==> flow/design.v <==
module ALU_16_bit(
input wire [15:0] A,
input wire [15:0] B,
input wire [3:0] ALU_FUN,
input wire clk,
output reg [15:0] ALU_OUT,
output reg Carry_Flag,
output reg Arith_Flag,
output reg Logic_Flag,
output reg CMP_Flag,
output reg Shift_Flag
);
reg [15:0] ALU_OUT_Comb;
always @ (*)
 begin
  Arith_Flag = 0;
  Logic_Flag = 0;
  CMP_Flag = 0;
  Shift_Flag = 0;
  Carry_Flag = 0;
  case (ALU_FUN)
    4'b0000: begin
	          {Carry_Flag, ALU_OUT_Comb} = A + B;
	          Arith_Flag = 1; 
			 end
	4'b0001: begin 
	          {Carry_Flag, ALU_OUT_Comb} = A - B;
	          Arith_Flag = 1;
 			 end
	4'b0010: begin 
	          ALU_OUT_Comb = A * B;
	          Arith_Flag = 1; 
			 end
	4'b0011: begin
	          if (B != 16'b0)
	           begin
			    ALU_OUT_Comb = A / B;
				Arith_Flag = 1;
			   end
			  else
			   begin
			    ALU_OUT_Comb = 16'b0;
				Arith_Flag = 1;
			   end
			 end
	4'b0100: begin 
	          ALU_OUT_Comb = A & B;
	          Logic_Flag = 1; 
			 end
	4'b0101: begin
	          ALU_OUT_Comb = A | B;
	          Logic_Flag = 1;
			 end
	4'b0110: begin 
	          ALU_OUT_Comb = ~ (A & B);
	          Logic_Flag = 1;
			 end
	4'b0111: begin
	          ALU_OUT_Comb = ~ (A | B);
	          Logic_Flag = 1;
			 end
	4'b1000: begin
	          ALU_OUT_Comb = A ^ B;
	          Logic_Flag = 1;
			 end
	4'b1001: begin 
	          ALU_OUT_Comb = ~ (A ^ B);
	          Logic_Flag = 1;
			 end
	4'b1010: begin
	          if (A == B)
	           begin
			    ALU_OUT_Comb = 16'b1;
				CMP_Flag = 1;
			   end
			  else
			   begin
			    ALU_OUT_Comb = 16'b0;
				CMP_Flag = 1;
			   end
			 end
	4'b1011: begin
	          if (A > B)
	           begin
			    ALU_OUT_Comb = 16'b10;
				CMP_Flag = 1;
			   end
			  else
			   begin
			    ALU_OUT_Comb = 16'b0;
				CMP_Flag = 1;
			   end
			 end
	4'b1100: begin
	          if (A < B)
	           begin
			    ALU_OUT_Comb = 16'b11;
				CMP_Flag = 1;
			   end
			  else
			   begin
			    ALU_OUT_Comb = 16'b0;
				CMP_Flag = 1;
			   end
			 end
	4'b1101: begin 
	          ALU_OUT_Comb = A >> 1 ;
	          Shift_Flag = 1;
			 end
	4'b1110: begin
           	  ALU_OUT_Comb = A << 1 ;
	          Shift_Flag = 1;
			 end
	default: ALU_OUT_Comb = 16'b0;
  endcase
 end
always @ (posedge clk)
 begin
  ALU_OUT <= ALU_OUT_Comb;
 end 
endmodule
Step by step through the tools: ALU_16_bit --
Tool output for the design above, in the order of the flow. Line numbers count from 1 in the design file above. Not given: -
Design: top ALU_16_bit, clock input clk, library sky130hd, library corner tt_025C_1v80

Word-level counts --
Source: Yosys, flattened and elaborated, memories not mapped. Widths are those after wreduce; folded enables and synchronous resets count as part of the registers. Registers that Yosys merges into a memory's read port (data or address) are not register bits. Print and check cells do not count. Equal cells are merged and count once.
Storage and ports: register bits 16, input port bits 37, output and inout port bits 21
Operators by class: $add $sub $neg 2, multiply operators 1, div/mod/pow operators 1, $lt $le $gt $ge 2, equality and inequality tests 15, mux-type cells 10, bitwise logic cells 6, reductions and logical operators 6
Operator list (number):
- divider 16 x 16 -> 16 bit | 1
- multiplier 16 x 16 -> 16 bit | 1
- case mux 16 bit (select 15 bit) | 1
- inverter 16 bit | 3
- == test 4 bit with constant B | 7
- adder 16 x 16 -> 17 bit | 1
- subtractor 16 x 16 -> 17 bit | 1
- greater-than comparator 16 bit | 1
- < comparator 16 bit | 1
- == test 16 bit | 1
- AND 16 bit | 1
- bitwise OR 16 bit | 1
- bitwise XOR 16 bit | 1
- nonzero test 16 bit | 1
- == test 4 x 3 -> 1 bit with constant B | 4
- 2-to-1 mux 16 bit | 1
- == test 4 x 2 -> 1 bit with constant B | 2
- OR reduction 6 bit | 1
- 2-to-1 mux 1 bit | 5
- == test 4 x 1 -> 1 bit with constant B | 1
- logical NOT 4 bit | 1
- OR reduction 4 bit | 1
- 2-to-1 mux 2 bit | 2
- OR reduction 3 bit | 1
- OR reduction 2 bit | 1
- case mux 1 bit (select 2 bit) | 1

Logic depth --
Depth = most cells in a row (Yosys ltp): at word level without a register or memory, in the mapped netlist without a sequential cell, where the memories' decode and read muxes count.
Depth: depth after elaboration 3, ABC_AREA 1, mapped depth 193

Mapped cells and area --
The flow's flattened synthesis, as Yosys stat reports it; memories are mapped. The netlist is that of the ABC_AREA named above (0 if unset); the other value can give another one. Totals and module areas in this step are rounded.
Cell types:
- sky130_fd_sc_hd__ha_1 | number 236, area in all 2.95E+03 um2
- sky130_fd_sc_hd__nand2_1 | number 561, area in all 2105.77 um2
- sky130_fd_sc_hd__fa_1 | number 82, area in all 1.64E+03 um2
- sky130_fd_sc_hd__inv_1 | number 413, area in all 1.55E+03 um2
- sky130_fd_sc_hd__nand3_1 | number 141, area in all 705.677 um2
- sky130_fd_sc_hd__a21oi_1 | number 121, area in all 605.581 um2
- sky130_fd_sc_hd__xor2_1 | number 53, area in all 464.195 um2
- sky130_fd_sc_hd__nor2_1 | number 120, area in all 450.432 um2
- sky130_fd_sc_hd__o21ai_0 | number 73, area in all 365.35 um2
- sky130_fd_sc_hd__nand3_2 | number 34, area in all 340.326 um2
- sky130_fd_sc_hd__dfxtp_1 | number 16, area in all 320.307 um2
- sky130_fd_sc_hd__xnor2_1 | number 33, area in all 289.027 um2
- sky130_fd_sc_hd__clkbuf_1 | number 52, area in all 195.187 um2
- sky130_fd_sc_hd__or2_2 | number 29, area in all 181.424 um2
- sky130_fd_sc_hd__o22ai_1 | number 25, area in all 156.4 um2
- sky130_fd_sc_hd__a221oi_1 | number 16, area in all 140.134 um2
- sky130_fd_sc_hd__nor3_1 | number 26, area in all 130.125 um2
- sky130_fd_sc_hd__o21ai_1 | number 23, area in all 115.11 um2
Other cell types: 45; their cells: 211.
Mapped netlist: cell count 2265, cell area after synthesis 14300 um2, sequential area 320 um2, mapped flip-flops 16, buffer cells 68

Timing after synthesis --
Path of least setup slack by OpenSTA after synthesis, without wires, with an ideal clock, recovery checks aside; 20% of the period is set as input and as output delay. Where synthesis merged equal registers, the netlist keeps one of their names.
Path post-synthesis: path type input port to flip-flop, start point in B[0], end point reg ALU_OUT[0], clock period 31000 ps, input delay 6200 ps, library setup time 120 ps, launch time at the first pin 6200 ps, data arrival time 27775 ps, data required time 30880 ps, path slack 3105 ps, path delay 21695 ps, stages on the path 168, path buffers 6, period reached after synthesis 27895 ps
"path delay" is the arrival time less input delay plus setup time. "stages on the path": output pins that drive a net of the path, with the launching flip-flop's if there is one; two outputs of one cell count as two. "period reached after synthesis" = period - worst setup slack (recovery checks aside). The figure is calculated, with input and output delays left at 20% of the set period. The rows between start and end are the longest chain of elaborated cells between them; the timing report does not say that the signal goes this way. Where chains are equally long, one stands for them. A line is the first line of the expression or statement that the cell stems from. Yosys adds cells for indexed reads and writes and turns some case tables into memories.
On the way, post-synthesis: path through sky130_fd_sc_hd__clkbuf_1 -> sky130_fd_sc_hd__inv_1 -> sky130_fd_sc_hd__ha_1 -> sky130_fd_sc_hd__nor2_1 -> sky130_fd_sc_hd__nor2_1 -> sky130_fd_sc_hd__nand3_1 -> sky130_fd_sc_hd__nand2_1 -> sky130_fd_sc_hd__nand2_1 -> sky130_fd_sc_hd__ha_1 -> sky130_fd_sc_hd__nand2_1 -> sky130_fd_sc_hd__inv_1 -> sky130_fd_sc_hd__nand2_1 -> sky130_fd_sc_hd__nor2_1 -> sky130_fd_sc_hd__nand2_1 -> sky130_fd_sc_hd__nand2_1 -> sky130_fd_sc_hd__o21ai_0 -> sky130_fd_sc_hd__nand2_1 -> sky130_fd_sc_hd__inv_1 -> [132 not listed] -> sky130_fd_sc_hd__buf_2 -> sky130_fd_sc_hd__nand2_1 -> sky130_fd_sc_hd__o21ai_0 -> sky130_fd_sc_hd__ha_1 -> sky130_fd_sc_hd__a21boi_0 -> sky130_fd_sc_hd__o21a_1 -> sky130_fd_sc_hd__o21a_1 -> sky130_fd_sc_hd__o21a_1 -> sky130_fd_sc_hd__o21a_1 -> sky130_fd_sc_hd__o21a_1 -> sky130_fd_sc_hd__o21ai_0 -> sky130_fd_sc_hd__nand2_1 -> sky130_fd_sc_hd__a21oi_1 -> sky130_fd_sc_hd__nor2_1 -> sky130_fd_sc_hd__nor2_1 -> sky130_fd_sc_hd__o21ai_0 -> sky130_fd_sc_hd__nand2_1 -> sky130_fd_sc_hd__nand3_1, cells in the longest elaborated chain 3
RTL lines, path post-synthesis:
- start, declared | line 3 | input wire [15:0] B,
- divider 16 x 16 -> 16 bit | line 37 | ALU_OUT_Comb = A / B;
- 2-to-1 mux 16 bit | line 35 | if (B != 16'b0)
- case mux 16 bit (select 15 bit) | line 21 | case (ALU_FUN)
- end, assigned | line 119 | ALU_OUT <= ALU_OUT_Comb;
- end, declared | line 6 | output reg [15:0] ALU_OUT,

Path in the finished layout --
From the final timing report of run 1: the path of least setup slack in the routed layout; clock arrival at registers is part of the times. The report prints the path's times to 10 ps; the period is as set.
Path post-layout: path type input port to flip-flop, start point in B[0], end point reg ALU_OUT[0], clock period 31000 ps, input delay 6200 ps, library setup time 120 ps, launch time at the first pin 6200 ps, data arrival time 29530 ps, data required time 31160 ps, path slack 1630 ps, stages on the path 162, path buffers 8
The rows between start and end are the longest chain of elaborated cells between them; the timing report does not say that the signal goes this way. Where chains are equally long, one stands for them.
On the way, post-layout: path through sky130_fd_sc_hd__clkdlybuf4s50_1 -> sky130_fd_sc_hd__inv_1 -> sky130_fd_sc_hd__ha_1 -> sky130_fd_sc_hd__nor2_1 -> sky130_fd_sc_hd__nor2_2 -> sky130_fd_sc_hd__nand3_1 -> sky130_fd_sc_hd__nand2_1 -> sky130_fd_sc_hd__nand2_1 -> sky130_fd_sc_hd__ha_1 -> sky130_fd_sc_hd__nand2_1 -> sky130_fd_sc_hd__inv_1 -> sky130_fd_sc_hd__nand2_1 -> sky130_fd_sc_hd__nor2_2 -> sky130_fd_sc_hd__nand2_1 -> sky130_fd_sc_hd__nand2_1 -> sky130_fd_sc_hd__o21ai_0 -> sky130_fd_sc_hd__nand2_1 -> sky130_fd_sc_hd__inv_1 -> [126 not listed] -> sky130_fd_sc_hd__inv_2 -> sky130_fd_sc_hd__nand2_1 -> sky130_fd_sc_hd__o21ai_0 -> sky130_fd_sc_hd__ha_1 -> sky130_fd_sc_hd__a21boi_0 -> sky130_fd_sc_hd__o21a_1 -> sky130_fd_sc_hd__o21a_1 -> sky130_fd_sc_hd__o21a_1 -> sky130_fd_sc_hd__o21a_1 -> sky130_fd_sc_hd__o21a_1 -> sky130_fd_sc_hd__o21ai_0 -> sky130_fd_sc_hd__nand2_1 -> sky130_fd_sc_hd__a21oi_2 -> sky130_fd_sc_hd__nor2_1 -> sky130_fd_sc_hd__nor2_1 -> sky130_fd_sc_hd__o21ai_0 -> sky130_fd_sc_hd__nand2_1 -> sky130_fd_sc_hd__nand3_1, cells in the longest elaborated chain 3
RTL lines, path post-layout:
- start, declared | line 3 | input wire [15:0] B,
- divider 16 x 16 -> 16 bit | line 37 | ALU_OUT_Comb = A / B;
- 2-to-1 mux 16 bit | line 35 | if (B != 16'b0)
- case mux 16 bit (select 15 bit) | line 21 | case (ALU_FUN)
- end, assigned | line 119 | ALU_OUT <= ALU_OUT_Comb;
- end, declared | line 6 | output reg [15:0] ALU_OUT,

Hand-over note for ALU_16_bit

Measured results for ALU_16_bit: 4 stored runs of the Yosys and OpenROAD flow on sky130hd. The settings differ; the order carries no meaning. The constraints put input and output delay at 20% of the set period each and load the outputs with 0.01 pF.
By "worst setup path time" is meant the share of the clock period that the worst setup path is allowed (20% is reserved at inputs, 20% at outputs), minus its slack. Clock arrival times at its registers enter into it.
"power" is the tool's figure for a default switching activity; nothing was simulated.
"worst setup path time" is given in steps of 10 ps.
The measured numbers are rounded.
[run 1] settings: ABC_AREA=1, CELL_PAD_IN_SITES_GLOBAL_PLACEMENT=2, CORE_ASPECT_RATIO=1.36, CORE_UTILIZATION=40, CTS_CLUSTER_DIAMETER=324, HOLD_SLACK_MARGIN=-0.03, PLACE_DENSITY_LB_ADDON=0.09, TNS_END_PERCENT=10, period_ns=31.0, CAP_MARGIN=20, CORE_MARGIN=2, SLEW_MARGIN=20
[run 1] result: chip area after synthesis (Yosys) 14300 um2, die area 37200 um2, utilization 47.5 %, worst setup slack after layout 1630 ps, total negative slack 0 ps, worst hold slack 6810 ps, power 618 µW, worst setup path time 23170 ps, worst setup path kind input port to flip-flop
[run 2] settings: CORE_UTILIZATION=40, period_ns=30.6, CAP_MARGIN=20, CORE_MARGIN=2, SLEW_MARGIN=20
[run 2] result: chip area after synthesis (Yosys) 14100 um2, die area 36800 um2, utilization 51.7 %, worst setup slack after layout 803 ps, total negative slack 0 ps, worst hold slack 6720 ps, power 798 µW, worst setup path time 23680 ps, worst setup path kind input port to flip-flop
[run 3] settings: ABC_AREA=0, CAP_MARGIN=25, CELL_PAD_IN_SITES_GLOBAL_PLACEMENT=2, CORE_MARGIN=8, CORE_UTILIZATION=24, CTS_CLUSTER_DIAMETER=112, HOLD_SLACK_MARGIN=0.13, MAX_ROUTING_LAYER=met5, PLACE_DENSITY_LB_ADDON=0.12, period_ns=32.2, SLEW_MARGIN=20
[run 3] result: chip area after synthesis (Yosys) 14100 um2, die area 66900 um2, utilization 30.7 %, worst setup slack after layout 1230 ps, total negative slack 0 ps, worst hold slack 7250 ps, power 768 µW, worst setup path time 24530 ps, worst setup path kind input port to flip-flop
[run 4] settings: CAP_MARGIN=5, CELL_PAD_IN_SITES_DETAIL_PLACEMENT=2, CELL_PAD_IN_SITES_GLOBAL_PLACEMENT=3, CORE_ASPECT_RATIO=0.95, GPL_ROUTABILITY_DRIVEN=1, GPL_TIMING_DRIVEN=0, MAX_ROUTING_LAYER=met4, SLEW_MARGIN=30, TNS_END_PERCENT=25, period_ns=46.9, CORE_MARGIN=2, CORE_UTILIZATION=40
[run 4] result: chip area after synthesis (Yosys) 14100 um2, die area 36800 um2, utilization 43.9 %, worst setup slack after layout 3040 ps, total negative slack 0 ps, worst hold slack 9930 ps, power 491 µW, worst setup path time 34480 ps, worst setup path kind input port to flip-flop

End of note.
